==> flow/design.v <==
module DCT_Component (
    input clk,
    input reset,
    input [3:0] address,
    input signed [31:0] writedata,
    input write,
    input read,
    input chipselect,
    output reg signed [31:0] readdata
);
    parameter signed [31:0] c1 = 1420;
    parameter signed [31:0] c2 = 1338;
    parameter signed [31:0] c3 = 1204;
    parameter signed [31:0] c5 = 805;
    parameter signed [31:0] c6 = 554;
    parameter signed [31:0] c7 = 283;
    parameter s1 = 3;
    parameter s2 = 10;
    parameter s3 = 13; 
    reg signed [31:0] data1, data2, data3, data4, data5, data6, data7, data8;
    wire signed [31:0] result1, result2, result3, result4, result5, result6, result7, result8;
    wire signed [31:0] result1_, result2_, result3_, result4_, result5_, result6_, result7_, result8_;
    wire signed [31:0] x0, x1, x2, x3, x4, x5, x6, x7, x8;
    wire signed [31:0] x5_out, x8_out, x7_out;
    DCT_Stage1 stage1(
        .data1(data1), .data2(data2), .data3(data3), .data4(data4),
        .data5(data5), .data6(data6), .data7(data7), .data8(data8),
        .x0(x0), .x1(x1), .x2(x2), .x3(x3), .x5(x5), .x6(x6), .x7(x7), .x8(x8)
    );
    DCT_Stage2 stage2(
        .x8(x8), .x5(x5), .x7(x7), .x6(x6),
        .x4(x4), .x5_out(x5_out), .x8_out(x8_out), .x7_out(x7_out)
    );
    DCT_Stage3 stage3(
        .x4(x4), .x5_out(x5_out),
        .result1(result1), .result5(result5)
    );
    DCT_Stage3Col stage3col(
        .x4(x4), .x5_out(x5_out),
        .result1_(result1_), .result5_(result5_)
    );
    DCT_Stage4 stage4(
        .x0(x0), .x1(x1), .x2(x2), .x3(x3), .x8_out(x8_out), .x7_out(x7_out),
        .result3(result3), .result7(result7), .result8(result8), .result6(result6), .result4(result4), .result2(result2)
    );
    DCT_Stage4Col stage4col(
        .x0(x0), .x1(x1), .x2(x2), .x3(x3), .x8_out(x8_out), .x7_out(x7_out),
        .result3_(result3_), .result7_(result7_), .result8_(result8_), .result6_(result6_), .result4_(result4_), .result2_(result2_)
    );
    always @(posedge clk or posedge reset) begin
        if (reset) begin
            data1 <= 0;
            data2 <= 0;
            data3 <= 0;
            data4 <= 0;
            data5 <= 0;
            data6 <= 0;
            data7 <= 0;
            data8 <= 0;
            readdata <= 0;
        end else begin
            if (write && chipselect) begin
                case (address)
                    4'b0000: data1 <= writedata;
                    4'b0001: data2 <= writedata;
                    4'b0010: data3 <= writedata;
                    4'b0011: data4 <= writedata;
                    4'b0100: data5 <= writedata;
                    4'b0101: data6 <= writedata;
                    4'b0110: data7 <= writedata;
                    4'b0111: data8 <= writedata;
                endcase
            end
            if (read && chipselect) begin
                case (address)
                    4'b0000: readdata <= result1;
                    4'b0001: readdata <= result2;
                    4'b0010: readdata <= result3;
                    4'b0011: readdata <= result4;
                    4'b0100: readdata <= result5;
                    4'b0101: readdata <= result6;
                    4'b0110: readdata <= result7;
                    4'b0111: readdata <= result8;
                    4'b1000: readdata <= result1_;
                    4'b1001: readdata <= result2_;
                    4'b1010: readdata <= result3_;
                    4'b1011: readdata <= result4_;
                    4'b1100: readdata <= result5_;
                    4'b1101: readdata <= result6_;
                    4'b1110: readdata <= result7_;
                    4'b1111: readdata <= result8_;
                endcase
            end
        end
    end
defparam stage4.c1 = c1;
defparam stage4.c2 = c2;
defparam stage4.c3 = c3;
defparam stage4.c5 = c5;
defparam stage4.c6 = c6;
defparam stage4.c7 = c7;
defparam stage4.s1 = s1;
defparam stage4.s2 = s2;
defparam stage4.s3 = s3;
defparam stage4col.c1 = c1;
defparam stage4col.c2 = c2;
defparam stage4col.c3 = c3;
defparam stage4col.c5 = c5;
defparam stage4col.c6 = c6;
defparam stage4col.c7 = c7;
defparam stage4col.s1 = s1;
defparam stage4col.s2 = s2;
defparam stage4col.s3 = s3;
defparam stage3col.s1 = s1;
defparam stage3col.s2 = s2;
defparam stage3col.s3 = s3;
endmodule
module DCT_Stage1(
    input signed [31:0] data1, data2, data3, data4, data5, data6, data7, data8,
    output reg signed [31:0] x0, x1, x2, x3, x5, x6, x7, x8
);
    always @(*) begin
        x8 = data1 + data8;
        x0 = data1 - data8;
        x7 = data2 + data7;
        x1 = data2 - data7;
        x6 = data3 + data6;
        x2 = data3 - data6;
        x5 = data4 + data5;
        x3 = data4 - data5;
    end
endmodule
module DCT_Stage2(
    input signed [31:0] x8, x5, x7, x6,
    output reg signed [31:0] x4, x5_out, x8_out, x7_out
);
    always @(*) begin
        x4 = x8 + x5;
        x8_out = x8 - x5;
        x5_out = x7 + x6;
        x7_out = x7 - x6;
    end
endmodule
module DCT_Stage3(
    input signed [31:0] x4, x5_out,
    output reg signed [31:0] result1, result5
);
    always @(*) begin
        result1 = x4 + x5_out;
        result5 = x4 - x5_out;
    end
endmodule
module DCT_Stage3Col(
    input signed [31:0] x4, x5_out,
    output reg signed [31:0] result1_, result5_
);
    parameter s1 = 3;
    parameter s2 = 10;
    parameter s3 = 13; 
    always @(*) begin
        result1_ = (x4 + x5_out) >>> s1;
        result5_ = (x4 - x5_out) >>> s1;
    end
endmodule
module DCT_Stage4(
    input signed [31:0] x0, x1, x2, x3, x8_out, x7_out,
    output reg signed [31:0] result3, result7, result8, result6, result4, result2
);
    parameter signed [31:0] c1 = 1420;
    parameter signed [31:0] c2 = 1338;
    parameter signed [31:0] c3 = 1204;
    parameter signed [31:0] c5 = 805;
    parameter signed [31:0] c6 = 554;
    parameter signed [31:0] c7 = 283;
    parameter s1 = 3;
    parameter s2 = 10;
    parameter s3 = 13; 
    always @(*) begin
        result3 = (x8_out * c2 + x7_out * c6) >>> s2;
        result7 = (x8_out * c6 - x7_out * c2) >>> s2;
        result8 = (x0 * c7 - x1 * c5 + x2 * c3 - x3 * c1) >>> s2;
        result6 = (x0 * c5 - x1 * c1 + x2 * c7 + x3 * c3) >>> s2;
        result4 = (x0 * c3 - x1 * c7 - x2 * c1 - x3 * c5) >>> s2;
        result2 = (x0 * c1 + x1 * c3 + x2 * c5 + x3 * c7) >>> s2;
    end
endmodule
module DCT_Stage4Col(
    input signed [31:0] x0, x1, x2, x3, x8_out, x7_out,
    output reg signed [31:0] result3_, result7_, result8_, result6_, result4_, result2_
);
    parameter signed [31:0] c1 = 1420;
    parameter signed [31:0] c2 = 1338;
    parameter signed [31:0] c3 = 1204;
    parameter signed [31:0] c5 = 805;
    parameter signed [31:0] c6 = 554;
    parameter signed [31:0] c7 = 283;
    parameter s1 = 3;
    parameter s2 = 10;
    parameter s3 = 13; 
    always @(*) begin
        result3_ = (x8_out * c2 + x7_out * c6) >>> s3;
        result7_ = (x8_out * c6 - x7_out * c2) >>> s3;
        result8_ = (x0 * c7 - x1 * c5 + x2 * c3 - x3 * c1) >>> s3;
        result6_ = (x0 * c5 - x1 * c1 + x2 * c7 + x3 * c3) >>> s3;
        result4_ = (x0 * c3 - x1 * c7 - x2 * c1 - x3 * c5) >>> s3;
        result2_ = (x0 * c1 + x1 * c3 + x2 * c5 + x3 * c7) >>> s3;
    end
endmodule
module DCT_Custom_Instruction(clk,
                              reset,
                              dataa,
                              n,
                              clk_en,
                              start,
							                done,
                              result);
parameter c1 = 1420;
parameter c2 = 1338;
parameter c3 = 1204;
parameter c5 = 805;
parameter c6 = 554;
parameter c7 = 283;
parameter s1 = 3;
parameter s2 = 10;
parameter s3 = 13;   
  input clk;
  input reset;
  input signed [31:0] dataa;  
  input [4:0] n;
  input clk_en;
  input start;
  output done;
  output signed [31:0] result;
  wire [3:0] address;
  wire write;
  wire read;
  reg done_delay;
  assign write = (n<8);
  assign read = (n>7);
 assign address = (n == 1) ? 4'b0001 :
                   (n == 2) ? 4'b0010 :
                   (n == 3) ? 4'b0011 :
                   (n == 4) ? 4'b0100 :
                   (n == 5) ? 4'b0101 :
                   (n == 6) ? 4'b0110 :
                   (n == 7) ? 4'b0111 :
                   (n == 8) ? 4'b0000 :
                   (n == 9) ? 4'b0001 :
                   (n == 10) ? 4'b0010 :
                   (n == 11) ? 4'b0011 :
                   (n == 12) ? 4'b0100 :
                   (n == 13) ? 4'b0101 :
                   (n == 14) ? 4'b0110 :
                   (n == 15) ? 4'b0111 :
                   (n == 16) ? 4'b1000 :
                   (n == 17) ? 4'b1001 :
                   (n == 18) ? 4'b1010 :
                   (n == 19) ? 4'b1011 :
                   (n == 20) ? 4'b1100 :
                   (n == 21) ? 4'b1101 :
                   (n == 22) ? 4'b1110 :
                   (n == 23) ? 4'b1111 : 4'b0000;
  assign done = (n>7)? done_delay : start;
  always @ (posedge clk or posedge reset)
  begin
  if (reset)
		done_delay <= 0;
  else
		done_delay <= start & read;
  end
  DCT_Component wrapper_wiring(.clk(clk),
                               .reset(reset),
                               .address(address),
                               .writedata(dataa),
                               .write(write & start),
                               .read(read),
                               .chipselect(clk_en),
                               .readdata(result));
defparam wrapper_wiring.c1 = c1;
defparam wrapper_wiring.c2 = c2;
defparam wrapper_wiring.c3 = c3;
defparam wrapper_wiring.c5 = c5;
defparam wrapper_wiring.c6 = c6;
defparam wrapper_wiring.c7 = c7;
defparam wrapper_wiring.s1 = s1;
defparam wrapper_wiring.s2 = s2;
defparam wrapper_wiring.s3 = s3;
endmodule
Ticket comment

======== Tool chain data of DCT_Custom_Instruction ========
Each step is given for the RTL above and for the edited RTL.
"original" refers to lines of the RTL above, "edited" to lines of the edited file.
"change": "edited" minus "original" as printed here.
Operators carry their Yosys type and port widths (W data, S select, Z words).
Library cell names are shortened.
A cell with n/a has no value.
design
  design top .............................. DCT_Custom_Instruction
  clock input ............................. clk
  standard-cell library ................... sky130hd
  timing corner ........................... tt_025C_1v80

======== Edit of the RTL ========
Unified diff, file above to edited file.
This change comes from a script, not from a designer. The edited design behaves differently; no optimisation was intended.
begin of diff
@@ -60,5 +60,5 @@
             readdata <= 0;
         end else begin
-            if (write && chipselect) begin
+            begin
                 case (address)
                     4'b0000: data1 <= writedata;
end of diff

======== After elaboration ========
Source: Yosys, flattened and elaborated, memories not mapped. Widths are those after wreduce. Registers that Yosys merges into a memory's read port (data or address) are not register bits. Print and check cells do not count. Equal cells are merged and count once.
storage and ports
  element                original  edited  change
  input port bits        41        41      0
  output and inout bits  33        33      0
  bits in registers      289       289     0
cells by class
  element                           original  edited  change
  $add $sub $neg                    28        28      0
  equal/unequal tests               38        38      0
  reductions and logical operators  11        2       -9
  bitwise operators                 2         1       -1
  multipliers                       20        20      0
  muxes and demuxes                 25        25      0
  order comparisons                 2         1       -1
operators by type and width
  cell                  original  edited  change
  $reduce_and A2 Y1     8         0       -8
  $and A1 B1 Y1         2         1       -1
  $logic_and A1 B1 Y1   2         1       -1
  $lt A5 B4 Y1 const B  1         0       -1
Operator kinds equal on both sides are left out: 21.

======== Depth ========
Depth = most cells in a row (Yosys ltp): at word level without a register or memory, in the mapped netlist without a sequential cell, where the memories' decode and read muxes count.
depth
  element                        original  edited  change
  word-level depth               26        26      0
  ABC_AREA                       0         0       n/a
  depth in mapped cells          59        62      +3
  gate-level depth less buffers  58        60      +2

======== Synthesis result ========
Source: synth_stat.txt of the flow (Yosys; design flattened, memories mapped). It holds for the ABC_AREA given above (unset counts as 0); a run with the other value may have another netlist.
cell types
  cell      original  edited  change
  nand2_1   330       841     +511
  mux2_2    258       2       -256
  o21ai_0   346       481     +135
  xor2_1    229       286     +57
  nor2_1    666       612     -54
  xnor2_1   703       654     -49
  clkbuf_1  150       193     +43
  nand3_1   135       98      -37
  buf_4     2         31      +29
  nor3_1    163       135     -28
  a21o_1    157       181     +24
  and3_1    54        34      -20
  o211ai_1  47        32      -15
  inv_1     3094      3081    -13
  a211o_1   11        24      +13
  o31a_1    28        18      -10
  o21bai_1  142       151     +9
  or2_2     37        28      -9
Cell types equal on both sides are left out: 16.
Not every row of either side is listed.
mapped netlist
  element                         original  edited    change
  synthesis area (sq um)          117649.1  117114.8  -534.3
  mapped flip-flops               289       289       0
  standard cells after synthesis  12636     12950     +314
  buffer cells                    190       256       +66
The figures by module come from a second, unflattened synthesis with its own total; it is not the netlist above.
second synthesis, totals
  element                                  original  edited    change
  cell total of the unflattened synthesis  22252     22289     +37
  area (unflattened synthesis) (sq um)     210379.3  210837.2  +457.9
Each row is one instance without its submodules.
by module, original
  module                  cells  instances  area (sq um)
  DCT_Stage4              8426   1          84098.2
  DCT_Stage4Col           8446   1          84061.9
  DCT_Component           1185   1          14310.0
  DCT_Stage1              2045   1          13554.2
  DCT_Stage2              1046   1          6907.9
  DCT_Stage3              576    1          3907.5
  DCT_Stage3Col           516    1          3438.3
  DCT_Custom_Instruction  12     1          101.3
by module, edited
  module                  cells  instances  area (sq um)
  DCT_Stage4              8432   1          84248.3
  DCT_Stage4Col           8446   1          84061.9
  DCT_Component           1265   1          14691.6
  DCT_Stage1              1996   1          13480.4
  DCT_Stage2              1046   1          6907.9
  DCT_Stage3              576    1          3907.5
  DCT_Stage3Col           516    1          3438.3
  DCT_Custom_Instruction  12     1          101.3

======== Path before layout ========
Path of least setup slack by OpenSTA after synthesis, without wires, with an ideal clock, recovery checks aside; 20% of the period is set as input and as output delay. Where synthesis merged equal registers, the netlist keeps one of their names.
timing after synthesis
  element                        original                              edited                                change
  kind                           reg-to-reg                            reg-to-reg                            n/a
  from                           register wrapper_wiring.data6[1]      register wrapper_wiring.data6[1]      n/a
  to                             register wrapper_wiring.readdata[29]  register wrapper_wiring.readdata[28]  n/a
  setup slack (ns)               2.793                                 2.286                                 -0.507
  setup time (ns)                0.124                                 0.132                                 +0.008
  path delay (ns)                13.206                                13.714                                +0.508
  stages                         55                                    53                                    -2
  clock period (ns)              16.0                                  16.0                                  0.0
  data arrival time (ns)         13.082                                13.582                                +0.500
  path buffers                   0                                     0                                     0
  synthesis period reached (ns)  13.207                                13.714                                +0.507
"path delay" = arrival - input delay + setup time.
"stages": output pins that drive a net of the path, with the launching flip-flop's if there is one; two outputs of one cell count as two.
"synthesis period reached" is the clock period less the worst setup slack; recovery checks do not enter. This is arithmetic on one report: input and output delays are still those of the set period (20% each).
Between the ends stands the longest chain of elaborated cells between them, by number of cells; it is not shown to be the way that was timed. Of several equally long chains one is given.
A line is the first line of the expression or statement that the cell stems from. Yosys adds cells for indexed reads and writes and turns some case tables into memories.
A register here has more assigning lines than the two given.
on the way, after synthesis, original
  path through ............................ dfrtp_1 -> inv_1 -> ha_1 -> nor2b_1 -> o31a_1 -> o311a_1 -> nor2_1 -> o21bai_1 -> a21oi_1 -> xnor2_1 -> ha_1 -> ha_1 -> inv_1 -> fa_1 -> inv_1 -> fa_1 -> inv_1 -> fa_1 -> [... 19 more ...] -> inv_1 -> fa_1 -> fa_1 -> xnor2_1 -> xnor2_1 -> xnor2_1 -> xnor2_1 -> xnor2_1 -> xnor3_1 -> xnor3_1 -> xnor3_1 -> xnor2_1 -> xor2_1 -> a221o_1 -> a211o_1 -> nor4_4 -> o211a_1 -> a21oi_1
  cells in the longest elaborated chain ... 5
  elaborated cells on any way between the ends .. 23
RTL lines, path after synthesis, original
  element             line  RTL
  start: declaration  20    reg signed [31:0] data1, data2, data3, data4, data5, data6, data7, data8;
  start: assignment   57    data6 <= 0;
  start: assignment   69    4'b0101: data6 <= writedata;
  $sub A32 B32 Y32    128   x2 = data3 - data6;
  $mul A32 B10 Y30    181   result8 = (x0 * c7 - x1 * c5 + x2 * c3 - x3 * c1) >>> s2;
  $add A32 B32 Y32    181
  $sub A32 B32 Y32    181
  $pmux W32 S16       75    case (address)
  end: assignment     76    4'b0000: readdata <= result1;
  end: assignment     77    4'b0001: readdata <= result2;
  end: declaration    9     output reg signed [31:0] readdata
on the way, after synthesis, edited
  path through ............................ dfrtp_1 -> inv_1 -> ha_1 -> nor2b_1 -> o21a_1 -> a311o_1 -> and2_1 -> xnor2_1 -> ha_1 -> ha_1 -> fa_1 -> inv_1 -> fa_1 -> inv_1 -> fa_1 -> ha_1 -> a21oi_1 -> o21bai_1 -> [... 17 more ...] -> inv_1 -> fa_1 -> fa_1 -> xnor2_1 -> xnor2_1 -> xnor2_1 -> xnor2_1 -> xnor2_1 -> xnor3_1 -> xnor3_1 -> xnor3_1 -> xnor3_1 -> xnor2_1 -> xnor2_1 -> a221o_1 -> nand4b_4 -> a2111oi_4 -> a21oi_1
  cells in the longest elaborated chain ... 5
  elaborated cells on any way between the ends .. 23
RTL lines, path after synthesis, edited
  element             line  RTL
  start: declaration  20    reg signed [31:0] data1, data2, data3, data4, data5, data6, data7, data8;
  start: assignment   57    data6 <= 0;
  start: assignment   69    4'b0101: data6 <= writedata;
  $sub A32 B32 Y32    128   x2 = data3 - data6;
  $mul A32 B10 Y30    181   result8 = (x0 * c7 - x1 * c5 + x2 * c3 - x3 * c1) >>> s2;
  $add A32 B32 Y32    181
  $sub A32 B32 Y32    181
  $pmux W32 S16       75    case (address)
  end: assignment     76    4'b0000: readdata <= result1;
  end: assignment     77    4'b0001: readdata <= result2;
  end: declaration    9     output reg signed [31:0] readdata

======== Path in the finished layout ========
Path of least setup slack in the final report of the runs of set A (OpenROAD, finished layout, wires in). Where an end is a register, its clock arrival counts in the times.
timing after layout
  element                 original                              edited                                change
  kind                    reg-to-reg                            reg-to-reg                            n/a
  from                    register wrapper_wiring.data6[2]      register wrapper_wiring.data6[1]      n/a
  to                      register wrapper_wiring.readdata[28]  register wrapper_wiring.readdata[28]  n/a
  setup time (ns)         0.11                                  0.12                                  +0.01
  stages                  53                                    55                                    +2
  clock period (ns)       15.7                                  15.7                                  0.0
  setup slack (ns)        0.69                                  0.58                                  -0.11
  path buffers            2                                     2                                     0
  data arrival time (ns)  15.49                                 15.64                                 +0.15
Between the ends stands the longest chain of elaborated cells between them, by number of cells; it is not shown to be the way that was timed. Of several equally long chains one is given.
A register here has more assigning lines than the two given.
on the way, after layout, original
  path through ............................ dfrtp_1 -> inv_1 -> ha_1 -> nor2b_1 -> o31a_1 -> o31a_1 -> a21oi_1 -> nor2b_1 -> o21ai_0 -> a221o_1 -> inv_1 -> buf_4 -> ha_1 -> ha_1 -> inv_1 -> fa_1 -> inv_1 -> fa_1 -> [... 17 more ...] -> fa_1 -> fa_1 -> xnor2_1 -> xnor2_1 -> xnor2_1 -> xnor2_1 -> xnor2_2 -> xnor3_1 -> xnor3_1 -> xnor3_1 -> xnor2_2 -> xor2_1 -> a221o_1 -> a211o_1 -> nor4_4 -> buf_4 -> o211a_1 -> a21oi_1
  cells in the longest elaborated chain ... 5
  elaborated cells on any way between the ends .. 23
RTL lines, path after layout, original
  element             line  RTL
  start: declaration  20    reg signed [31:0] data1, data2, data3, data4, data5, data6, data7, data8;
  start: assignment   57    data6 <= 0;
  start: assignment   69    4'b0101: data6 <= writedata;
  $sub A32 B32 Y32    128   x2 = data3 - data6;
  $mul A32 B10 Y30    181   result8 = (x0 * c7 - x1 * c5 + x2 * c3 - x3 * c1) >>> s2;
  $add A32 B32 Y32    181
  $sub A32 B32 Y32    181
  $pmux W32 S16       75    case (address)
  end: assignment     76    4'b0000: readdata <= result1;
  end: assignment     77    4'b0001: readdata <= result2;
  end: declaration    9     output reg signed [31:0] readdata
on the way, after layout, edited
  path through ............................ dfrtp_1 -> inv_1 -> ha_1 -> nor2b_1 -> o21a_1 -> a311o_1 -> and2_1 -> a31oi_1 -> xnor2_2 -> buf_4 -> ha_1 -> fa_1 -> fa_1 -> inv_1 -> fa_1 -> inv_1 -> ha_1 -> a21boi_0 -> [... 19 more ...] -> fa_1 -> xnor2_1 -> xnor2_1 -> xnor2_1 -> xnor2_1 -> xnor2_1 -> xnor2_1 -> xnor3_1 -> xnor3_1 -> xnor2_1 -> xnor3_1 -> xnor2_1 -> a22oi_1 -> nand4_1 -> a221o_1 -> nand4b_4 -> a2111oi_4 -> a21oi_1
  cells in the longest elaborated chain ... 5
  elaborated cells on any way between the ends .. 23
RTL lines, path after layout, edited
  element             line  RTL
  start: declaration  20    reg signed [31:0] data1, data2, data3, data4, data5, data6, data7, data8;
  start: assignment   57    data6 <= 0;
  start: assignment   69    4'b0101: data6 <= writedata;
  $sub A32 B32 Y32    128   x2 = data3 - data6;
  $mul A32 B10 Y30    181   result8 = (x0 * c7 - x1 * c5 + x2 * c3 - x3 * c1) >>> s2;
  $add A32 B32 Y32    181
  $sub A32 B32 Y32    181
  $pmux W32 S16       75    case (address)
  end: assignment     76    4'b0000: readdata <= result1;
  end: assignment     77    4'b0001: readdata <= result2;
  end: declaration    9     output reg signed [31:0] readdata

======== Measured runs ========
Runs of the flow (Yosys, OpenROAD) on both versions; the two runs of a pair have the same settings. The constraints put input and output delay at 20% of the set period each and load the outputs with 0.01 pF.
flow settings, set A
  CORE_UTILIZATION ........................ 40
  period_ns ............................... 15.7
  CAP_MARGIN .............................. 20
  CORE_MARGIN ............................. 2
  SLEW_MARGIN ............................. 20
results, set A
  element                                original  edited    change
  area of the die (sq um)                298476.0  297134.0  -1342.0
  chip area in the Yosys report (sq um)  117649.1  117114.8  -534.3
  smallest setup slack (ns)              0.686     0.584     -0.102
  utilization in the final report        0.432     0.432     0.000
  reached clock period (ns)              15.014    15.116    +0.102
  sum of negative setup slack (ns)       0.000     0.000     0.000
flow settings, set B
  CORE_UTILIZATION ........................ 41
  GPL_ROUTABILITY_DRIVEN .................. 1
  MAX_ROUTING_LAYER ....................... met5
  MIN_ROUTING_LAYER ....................... met1
  PLACE_DENSITY ........................... 0.81
  SLEW_MARGIN ............................. 5
  TNS_END_PERCENT ......................... 95
  period_ns ............................... 9.96
  CAP_MARGIN .............................. 20
  CORE_MARGIN ............................. 2
results, set B
  element                                original  edited    change
  area of the die (sq um)                291249.0  289939.0  -1310.0
  chip area in the Yosys report (sq um)  117649.1  117114.8  -534.3
  smallest setup slack (ns)              -3.591    -3.698    -0.107
  utilization in the final report        0.541     0.535     -0.006
  reached clock period (ns)              13.551    13.658    +0.107
  sum of negative setup slack (ns)       -86.024   -87.271   -1.247
"reached clock period" is the run's clock period less its worst setup slack. It is reckoned from that one timing run; input and output delays stay at 20% of the period that was set.
